==> flow/design.v <==
`timescale 100ps/10ps
module triangle(clk, reset, nt, xi, yi, busy, po, xo, yo);
input        clk, reset, nt;
input  [2:0] xi, yi;
output       busy, po;
output [2:0] xo, yo;
reg busy, po;
reg [4:0] state, next_state;  
reg [6:0] x_cor[0:2];         
reg [6:0] y_cor[0:2];         
reg [1:0] s0_count;           
reg s1_count;                 
reg s2_count;                 
reg s7_count;                 
reg [4:0] horiz;              
reg [3:0] out_count;          
reg signed [8:0] a[0:1];      
reg signed [8:0] b[0:1];      
reg signed [8:0] c[0:1];      
reg [3:0] ep, save_ep;        
reg signed [7:0] value;       
reg [1:0] o_idx;              
reg [2:0] xo, yo;             
reg loc;                      
reg [3:0] start;              
parameter s0=5'd0,s1=5'd1,s2=5'd2,s3=5'd3,s4=5'd4,s5=5'd5,s6=5'd6,s7=5'd7;
integer i,j;
always @(posedge clk or posedge reset)begin
    if(reset) state<=s0;
    else state<=next_state;
end
always @(*)begin
    case(state)
        s0:next_state=(s0_count==2'd3)?s1:s0;
        s1:next_state=(s1_count==1'b1)?s2:s1;
        s2:next_state=(out_count==y_cor[0]||out_count==y_cor[1]||out_count==y_cor[2])?s5:((s2_count==1'b1)?((value==8'd0)?s5:((value[7]==1'b0)?s3:s4)):s2);
        s3:next_state=(o_idx==2'd2)?s5:s2;
        s4:next_state=(o_idx==2'd1)?s5:s2;
        s5:next_state=(out_count==y_cor[0]||out_count==y_cor[2])?s6:((loc==1'b0)?((out_count==y_cor[1])?((start==x_cor[1])?s6:s5):((start==ep)?s6:s5)):((start==x_cor[0])?s6:s5));
        s6:next_state=(out_count==y_cor[2])?s7:s2;
        s7:next_state=(s7_count==1'b1)?s0:s7;
        default:next_state=s0;
    endcase
end
always @(posedge clk or posedge reset)begin
    if(reset) busy<=1'b0;
    else begin
        if(state==s7&&s7_count==1'b1) busy<=1'b0;
        else if(state==s0&&s0_count==2'd0&&nt==1'b0) busy<=1'b0;
        else busy<=1'b1;
    end
end
always @(posedge clk or posedge reset)begin
    if(reset) s0_count<=2'd0;
    else begin
        if(state==s7) s0_count<=2'd0;
        else if(state==s0&&s0_count==2'd0&&nt==1'b0) s0_count<=2'd0;
        else s0_count<=s0_count+2'd1;
    end
end
always @(posedge clk or posedge reset)begin
    if(reset)begin
        s1_count<=1'b0;
    end
    else begin
        if(state==s1) s1_count<=1'b1;
        else s1_count<=1'b0;
    end
end
always @(posedge clk or posedge reset)begin
    if(reset)begin
        s2_count<=1'b0;
    end
    else begin
        if(state==s2) s2_count<=1'b1;
        else s2_count<=1'b0;
    end
end
always @(posedge clk or posedge reset)begin
    if(reset)begin
        s7_count<=1'b0;
    end
    else begin
        if(state==s7) s7_count<=1'b1;
        else s7_count<=1'b0;
    end
end
always @(posedge clk or posedge reset)begin
    if(reset)begin
        loc<=1'b0;
    end
    else begin
        if(state==s1)begin
            if(x_cor[1]>x_cor[0]) loc<=1'b0;
            else loc<=1'b1;
        end
    end
end
always @(posedge clk or posedge reset)begin
    if(reset)begin
        for(i=0;i<2;i=i+1)begin
            a[i]<=9'd0;
        end
    end
    else begin
        case(state)
            s1:begin
                if(loc==1'b0)begin
                    a[0]<=($signed(y_cor[1])-$signed(y_cor[0]));
                    a[1]<=($signed(y_cor[2])-$signed(y_cor[1]));
                end
                else begin
                    a[0]<=($signed(y_cor[1])-$signed(y_cor[0]));
                    a[1]<=(~($signed(y_cor[2])-$signed(y_cor[1])))+9'd1;
                end
            end
        endcase
    end
end
always @(posedge clk or posedge reset)begin
    if(reset)begin
        for(i=0;i<2;i=i+1)begin
            b[i]<=9'd0;
        end
    end
    else begin
        case(state)
            s1:begin
                if(loc==1'b0)begin
                    b[0]<=(~($signed(x_cor[1])-$signed(x_cor[0])))+9'd1;
                    b[1]<=(~($signed(x_cor[2])-$signed(x_cor[1])))+9'd1;
                end
                else begin
                    b[0]<=(~($signed(x_cor[1])-$signed(x_cor[0])))+9'd1;
                    b[1]<=($signed(x_cor[2])-$signed(x_cor[1]));
                end
            end
        endcase
    end
end
always @(posedge clk or posedge reset)begin
    if(reset)begin
        for(i=0;i<2;i=i+1)begin
            c[i]<=9'd0;
        end
    end
    else begin
        case(state)
            s1:begin
                if(loc==1'b0)begin
                    c[0]<=($signed(y_cor[0]*x_cor[1])-$signed(y_cor[1]*x_cor[0]));
                    c[1]<=($signed(y_cor[1]*x_cor[2])-$signed(y_cor[2]*x_cor[1]));
                end
                else begin
                    c[0]<=($signed(y_cor[0]*x_cor[1])-$signed(y_cor[1]*x_cor[0]));
                    c[1]<=(~($signed(y_cor[1]*x_cor[2])-$signed(y_cor[2]*x_cor[1])))+9'd1;
                end
            end
        endcase
    end
end
always @(posedge clk or posedge reset)begin
    if(reset)begin
        for(i=0;i<3;i=i+1)begin
            x_cor[i]<=7'd0;
        end
    end
    else begin
        case(state)
            s0:begin
                x_cor[s0_count]<=xi;
            end
        endcase
    end
end
always @(posedge clk or posedge reset)begin
    if(reset)begin
        for(i=0;i<3;i=i+1)begin
            y_cor[i]<=7'd0;
        end
    end
    else begin
        case(state)
            s0:begin
                y_cor[s0_count]<=yi;
            end
        endcase
    end
end
always @(posedge clk or posedge reset)begin
    if(reset) begin
        horiz<=5'd0;
    end
    else begin
        case(state)
            s1:begin
                horiz<=(x_cor[1]-x_cor[0]);
            end
        endcase
    end
end
always @(posedge clk or posedge reset)begin
    if(reset)begin
        out_count<=4'd0;
    end
    else begin
        case(state)
            s1:out_count<=y_cor[0];
            s6:out_count<=out_count+4'd1;
        endcase
    end
end
always @(posedge clk or posedge reset)begin
    if(reset)begin
        ep<=4'd0;
    end
    else begin
        if(loc==1'b0)begin
            if(state==s6) ep<=save_ep;
            else if(state==s3)begin
                if(out_count<y_cor[1])begin
                    if(o_idx==2'd2) ep<=ep;
                    else ep<=ep+4'd1;
                end
                else ep<=ep-4'd1;
            end
            else if(state==s4)begin
                if(out_count<y_cor[1]) ep<=ep-4'd1;
                else begin
                    if(o_idx==2'd1) ep<=ep;
                    else ep<=ep+4'd1;
                end
            end
            else ep<=ep;
        end
        else begin
            if(state==s6) ep<=save_ep;
            else if(state==s3)begin
                if(out_count<y_cor[1])begin
                    if(o_idx==2'd2) ep<=ep;
                    else ep<=ep-4'd1;
                end
                else ep<=ep+4'd1;
            end
            else if(state==s4)begin
                if(out_count<y_cor[1]) ep<=ep+4'd1;
                else begin
                    if(o_idx==2'd1) ep<=ep;
                    else ep<=ep-4'd1;
                end
            end
            else ep<=ep;
        end
    end
end
always @(posedge clk or posedge reset)begin
    if(reset)begin
        o_idx<=2'd0;
    end
    else begin
        if(state==s3) o_idx<=2'd1;
        else if(state==s4) o_idx<=2'd2;
        else if(state==s5) o_idx<=2'd0;
    end
end
always @(posedge clk or posedge reset)begin
    if(reset)begin
        save_ep<=4'd0;
    end
    else begin
        if(state==s1) save_ep<=(x_cor[0]+x_cor[1])>>1;
    end
end
always @(posedge clk or posedge reset)begin
    if(reset)begin
        value<=8'd0;
    end
    else begin
        if(state==s2) begin
            if(out_count==y_cor[0]||out_count==y_cor[1]||out_count==y_cor[2]) value<=8'd0;
            else if(out_count<y_cor[1]) begin
                value<=(a[0]*$signed(ep))+(b[0]*$signed(out_count))+c[0];
            end
            else begin
                value<=(a[1]*$signed(ep))+(b[1]*$signed(out_count))+c[1];
            end
        end
    end
end
always @(posedge clk or posedge reset)begin
    if(reset) po<=1'b0;
    else if(state==s5) po<=1'b1;
    else po<=1'b0;
end
always @(posedge clk)begin
    if(state==s5) start<=start+4'd1;
    else begin
        if(loc==1'b0) start<=x_cor[0];
        else begin
            if(out_count==y_cor[1]) start<=x_cor[1];
            else start<=ep;
        end
    end
end
always @(posedge clk or posedge reset)begin
    if(reset)begin
        xo<=3'd0;
    end
    else begin
        if(state==s5)begin
            if(out_count==y_cor[0]) xo<=x_cor[0];
            else if(out_count==y_cor[2]) xo<=x_cor[2];
            else xo<=start;
        end
    end
end
always @(posedge clk or posedge reset)begin
    if(reset)begin
        yo<=3'd0;
    end
    else begin
        if(state==s5)begin
            if(out_count==y_cor[0]) yo<=y_cor[0];
            else if(out_count==y_cor[2]) yo<=y_cor[2];
            else yo<=out_count;
        end
    end
end
endmodule
== Tool chain data of triangle ==
What the tools print for triangle, step after step.
Lines are those of the file above, counted from 1.
Library cell names are shortened.
Not given: n/a

* Top: triangle
* Clock input: clk
* Standard-cell library: sky130hd
* Timing corner: tt_025C_1v80

== After elaboration ==
Source: Yosys, flattened and elaborated. Widths are those after wreduce. Registers that Yosys merges into a memory's read port (data or address) are not register bits. Print and check cells do not count.

* Add/sub/neg operators: 23
* Multiply operators: 8
* Magnitude comparators: 2
* Equal/unequal tests: 20
* Mux-type cells: 57
* Bitwise operators: 5
* Reduce/logical cells: 16

{| class="wikitable"
|+ Operator list
! cell !! number
|-
| 9-bit by 4-bit multiplier with 8-bit output || 4
|-
| 3-bit by 3-bit multiplier with 6-bit output || 4
|-
| 4-bit 2-to-1 mux || 18
|-
| 3-bit 2-to-1 mux || 12
|-
| 9-bit by 1-bit adder with 9-bit output (second input constant) || 3
|-
| 9-bit NOT || 3
|-
| 3-bit by 3-bit subtractor with 4-bit output || 6
|-
| 8-bit adder || 3
|-
| 3-bit parallel mux with 8-bit select || 1
|-
| 2-bit 2-to-1 mux || 12
|-
| 8-bit 2-to-1 mux || 3
|-
| 6-bit by 6-bit subtractor with 7-bit output || 3
|-
| 4-bit by 3-bit == test with 1-bit output || 5
|-
| 9-bit 2-to-1 mux || 2
|-
| 3-bit == test (second input constant) || 4
|-
| 4-bit by 1-bit adder with 4-bit output (second input constant) || 3
|-
| 8-bit by 1-bit adder with 8-bit output (second input constant) || 1
|-
| 8-bit by 7-bit adder with 8-bit output || 1
|-
| 8-bit NOT || 1
|-
| 8-bit zero test || 1
|-
| 4-bit parallel mux with 2-bit select || 1
|-
| 1-bit 2-to-1 mux || 8
|-
| 2-bit == test (second input constant) || 3
|-
| 2-bit AND reduction || 3
|-
| 3-bit by 2-bit == test with 1-bit output (second input constant) || 2
|-
| 3-bit nonzero test || 2
|-
| 5-bit zero test || 1
|-
| 2-bit by 1-bit == test with 1-bit output (second input constant) || 2
|}

Other operator kinds: 15; their cells: 19.

* Bits in registers: 112
* Input port bits: 9
* Word-level cells: 159

== Logic depth ==
Yosys ltp: most cells in a row. Word level: on the elaborated netlist, between registers, memories and ports. Mapped: between sequential cells and ports; inverters and the memories' decode and read muxes count.

* Depth after elaboration: 7
* ABC_AREA: 0
* Depth in mapped cells: 19

== Netlist ==
Yosys stat after the flow's synthesis: flattened, memories mapped to cells. It holds for the ABC_AREA given above (unset counts as 0); a run with the other value may have another netlist.

* Cells in the netlist: 1005
* Mapped area: 9816.9 um^2
* Flip-flop cells: 105
* Buffers: 28

{| class="wikitable"
|+ Cell types
! cell !! number !! area in all (um^2)
|-
| dfrtp_1 || 100 || 2502.4
|-
| fa_1 || 91 || 1.82E+03
|-
| ha_1 || 108 || 1.35E+03
|-
| inv_1 || 140 || 525.504
|-
| xnor2_1 || 51 || 446.678
|-
| mux2_2 || 34 || 382.867
|-
| nand2_1 || 85 || 319.056
|-
| a21oi_1 || 59 || 295.283
|-
| nor2_1 || 76 || 285.274
|-
| and2_1 || 44 || 275.264
|-
| xor2_1 || 26 || 227.718
|-
| mux2i_1 || 20 || 200.192
|-
| a21o_1 || 19 || 142.637
|-
| o21ai_0 || 25 || 125.12
|-
| nand2b_1 || 15 || 93.84
|-
| clkbuf_1 || 22 || 82.579
|-
| dfxtp_1 || 4 || 80.077
|-
| o22ai_1 || 9 || 56.304
|}

Not listed: further types 34, cells in them 77.

== Path before layout ==
Path of least setup slack by OpenSTA after synthesis, without wires, with an ideal clock, recovery checks aside; 20% of the period is set as input and as output delay. Where synthesis merged equal registers, the netlist keeps one of their names.

* Path type: register -> register
* Start: register ep[3]
* End: register value[7]
* Clock period: 5.0 ns
* Setup time: 0.134 ns
* Arrival time: 4.663 ns
* Required time: 4.866 ns
* Path slack: 0.203 ns
* Delay of the path: 4.797 ns
* Driving pins on the path: 17
* Buffers on the path: 1
* Period reached after synthesis: 4.797 ns

"delay of the path" = arrival - input delay + setup time.
"driving pins on the path" counts driving pins, that of a launching flip-flop among them; a cell with two outputs on the path counts twice.
"period reached after synthesis" = period - worst setup slack (recovery checks aside). The figure is calculated, with input and output delays left at 20% of the set period.
Between the ends stands the longest chain of elaborated cells between them, by number of cells; it is not shown to be the way that was timed. Of several equally long chains one is given.
Each line given opens the expression or statement behind the cell; cells for indexed reads and writes are added by Yosys, which also makes memories of some case tables.
A register here has more assigning lines than the two given.

* Cell sequence: dfrtp_1 -> clkbuf_1 -> nand2b_1 -> fa_1 -> fa_1 -> inv_1 -> fa_1 -> fa_1 -> fa_1 -> ha_1 -> a21oi_1 -> nor2_1 -> o211ai_1 -> nand2_1 -> xnor2_1 -> mux2i_1 -> o22ai_1
* Length of the longest elaborated chain: 5

{| class="wikitable"
|+ Ends and longest elaborated chain, after synthesis
! item !! RTL line !! RTL
|-
| start, declared || 20 || <nowiki>reg [3:0] ep, save_ep;</nowiki>
|-
| start, assigned || 219 || <nowiki>if(state==s6) ep<=save_ep;</nowiki>
|-
| start, assigned || 222 || <nowiki>if(o_idx==2'd2) ep<=ep;</nowiki>
|-
| 9-bit by 4-bit multiplier with 8-bit output || 285 || <nowiki>value<=(a[1]*$signed(ep))+(b[1]*$signed(out_count))+c[1];</nowiki>
|-
| 8-bit adder x2 || 285 ||
|-
| 8-bit 2-to-1 mux || 281 || <nowiki>else if(out_count<y_cor[1]) begin</nowiki>
|-
| 8-bit 2-to-1 mux || 280 || <nowiki>if(out_count==y_cor[0]||out_count==y_cor[1]||out_count==y_cor[2]) value<=8'd0;</nowiki>
|-
| end, assigned || 282 || <nowiki>value<=(a[0]*$signed(ep))+(b[0]*$signed(out_count))+c[0];</nowiki>
|-
| end, assigned || 285 ||
|-
| end, declared || 21 || <nowiki>reg signed [7:0] value;</nowiki>
|}

== Path in the finished layout ==
Path of least setup slack in the final report of record 1 (OpenROAD, finished layout, wires in). Where an end is a register, its clock arrival counts in the times.

* Path type: register -> register
* Start: register ep[0]
* End: register value[7]
* Clock period: 5.23 ns
* Setup time: 0.08 ns
* Arrival time: 4.81 ns
* Required time: 5.51 ns
* Path slack: 0.70 ns
* Driving pins on the path: 17
* Buffers on the path: 0

Between the ends stands the longest chain of elaborated cells between them, by number of cells; it is not shown to be the way that was timed. Of several equally long chains one is given.
A register here has more assigning lines than the two given.

* Cell sequence: dfrtp_2 -> and2_4 -> inv_2 -> fa_1 -> inv_2 -> fa_1 -> fa_1 -> fa_1 -> fa_1 -> ha_4 -> a21oi_2 -> nor2_1 -> o211ai_1 -> nand2_1 -> xnor2_1 -> mux2i_1 -> o22ai_1
* Length of the longest elaborated chain: 5

{| class="wikitable"
|+ Ends and longest elaborated chain, after layout
! item !! RTL line !! RTL
|-
| start, declared || 20 || <nowiki>reg [3:0] ep, save_ep;</nowiki>
|-
| start, assigned || 219 || <nowiki>if(state==s6) ep<=save_ep;</nowiki>
|-
| start, assigned || 222 || <nowiki>if(o_idx==2'd2) ep<=ep;</nowiki>
|-
| 9-bit by 4-bit multiplier with 8-bit output || 285 || <nowiki>value<=(a[1]*$signed(ep))+(b[1]*$signed(out_count))+c[1];</nowiki>
|-
| 8-bit adder x2 || 285 ||
|-
| 8-bit 2-to-1 mux || 281 || <nowiki>else if(out_count<y_cor[1]) begin</nowiki>
|-
| 8-bit 2-to-1 mux || 280 || <nowiki>if(out_count==y_cor[0]||out_count==y_cor[1]||out_count==y_cor[2]) value<=8'd0;</nowiki>
|-
| end, assigned || 282 || <nowiki>value<=(a[0]*$signed(ep))+(b[0]*$signed(out_count))+c[0];</nowiki>
|-
| end, assigned || 285 ||
|-
| end, declared || 21 || <nowiki>reg signed [7:0] value;</nowiki>
|}

Lab notebook: triangle

Stored flow runs of triangle (4 of them; Yosys, OpenROAD, sky130hd). They differ in their settings and are not a sequence. Constraints: input delay and output delay 20% of the set period each, output load 0.01 pF.
By "achieved clock period" is meant the clock period of the run minus its worst setup slack. This is arithmetic on one report: input and output delays are still those of the set period (20% each).
"time on the worst setup path" = time allowed to the worst setup path (clock period - input delay - output delay, where it has them) - its slack; a late launch clock adds to it, a late capture clock takes from it.
"total power of the final layout" rests on the timing tool's default activity at the inputs, not on a simulated workload.

=== Record 1 ===
{| class="wikitable"
! Setting !! Value
|-
| ABC_AREA || 0
|-
| CAP_MARGIN || 0
|-
| CELL_PAD_IN_SITES_GLOBAL_PLACEMENT || 1
|-
| CORE_ASPECT_RATIO || 0.73
|-
| CORE_MARGIN || 5
|-
| CORE_UTILIZATION || 66
|-
| CTS_CLUSTER_DIAMETER || 304
|-
| CTS_CLUSTER_SIZE || 83
|-
| MIN_ROUTING_LAYER || met2
|-
| PLACE_DENSITY_LB_ADDON || 0.13
|-
| SETUP_SLACK_MARGIN || 1.14
|-
| SLEW_MARGIN || 10
|-
| period_ns || 5.23
|-
! Result !! Value
|-
| Chip area in the Yosys report || 9816.9 um^2
|-
| Area of the die || 17442.9 um^2
|-
| Standard-cell area of the final layout || 10961.8 um^2
|-
| Utilization after layout || 74.4%
|-
| Setup slack of the worst path || 0.699 ns
|-
| Total negative slack on setup checks || 0.000 ns
|-
| Smallest hold slack || 0.482 ns
|-
| Total power of the final layout || 1.935 mW
|-
| Achieved clock period || 4.531 ns
|-
| Time on the worst setup path || 4.53 ns
|-
| Worst path kind || register -> register
|}

=== Record 2 ===
{| class="wikitable"
! Setting !! Value
|-
| CAP_MARGIN || 10
|-
| CELL_PAD_IN_SITES_DETAIL_PLACEMENT || 0
|-
| CELL_PAD_IN_SITES_GLOBAL_PLACEMENT || 2
|-
| CORE_UTILIZATION || 54
|-
| CTS_CLUSTER_SIZE || 70
|-
| GPL_ROUTABILITY_DRIVEN || 1
|-
| MIN_ROUTING_LAYER || met1
|-
| PLACE_DENSITY || 0.67
|-
| SLEW_MARGIN || 5
|-
| TNS_END_PERCENT || 95
|-
| period_ns || 4.27
|-
| CORE_MARGIN || 2
|-
! Result !! Value
|-
| Chip area in the Yosys report || 9816.9 um^2
|-
| Area of the die || 19273.8 um^2
|-
| Standard-cell area of the final layout || 11174.5 um^2
|-
| Utilization after layout || 62.4%
|-
| Setup slack of the worst path || -0.128 ns
|-
| Total negative slack on setup checks || -0.288 ns
|-
| Smallest hold slack || 0.479 ns
|-
| Total power of the final layout || 2.402 mW
|-
| Achieved clock period || 4.398 ns
|-
| Time on the worst setup path || 4.40 ns
|-
| Worst path kind || register -> register
|}

=== Record 3 ===
{| class="wikitable"
! Setting !! Value
|-
| CORE_ASPECT_RATIO || 0.67
|-
| CORE_MARGIN || 9
|-
| CTS_CLUSTER_DIAMETER || 189
|-
| CTS_CLUSTER_SIZE || 49
|-
| GPL_ROUTABILITY_DRIVEN || 0
|-
| HOLD_SLACK_MARGIN || 0.11
|-
| MIN_ROUTING_LAYER || met1
|-
| PLACE_DENSITY || 0.61
|-
| SETUP_SLACK_MARGIN || 0.14
|-
| SLEW_MARGIN || 0
|-
| TNS_END_PERCENT || 50
|-
| period_ns || 5.0
|-
| CAP_MARGIN || 20
|-
| CORE_UTILIZATION || 40
|-
! Result !! Value
|-
| Chip area in the Yosys report || 9816.9 um^2
|-
| Area of the die || 30619.1 um^2
|-
| Standard-cell area of the final layout || 10720.3 um^2
|-
| Utilization after layout || 44.9%
|-
| Setup slack of the worst path || 0.370 ns
|-
| Total negative slack on setup checks || 0.000 ns
|-
| Smallest hold slack || 0.485 ns
|-
| Total power of the final layout || 2.032 mW
|-
| Achieved clock period || 4.630 ns
|-
| Time on the worst setup path || 4.63 ns
|-
| Worst path kind || register -> register
|}

=== Record 4 ===
{| class="wikitable"
! Setting !! Value
|-
| CORE_UTILIZATION || 40
|-
| period_ns || 4.74
|-
| CAP_MARGIN || 20
|-
| CORE_MARGIN || 2
|-
| SLEW_MARGIN || 20
|-
! Result !! Value
|-
| Chip area in the Yosys report || 9816.9 um^2
|-
| Area of the die || 25811.6 um^2
|-
| Standard-cell area of the final layout || 10789.1 um^2
|-
| Utilization after layout || 44.6%
|-
| Setup slack of the worst path || 0.242 ns
|-
| Total negative slack on setup checks || 0.000 ns
|-
| Smallest hold slack || 0.478 ns
|-
| Total power of the final layout || 2.205 mW
|-
| Achieved clock period || 4.498 ns
|-
| Time on the worst setup path || 4.50 ns
|-
| Worst path kind || register -> register
|}
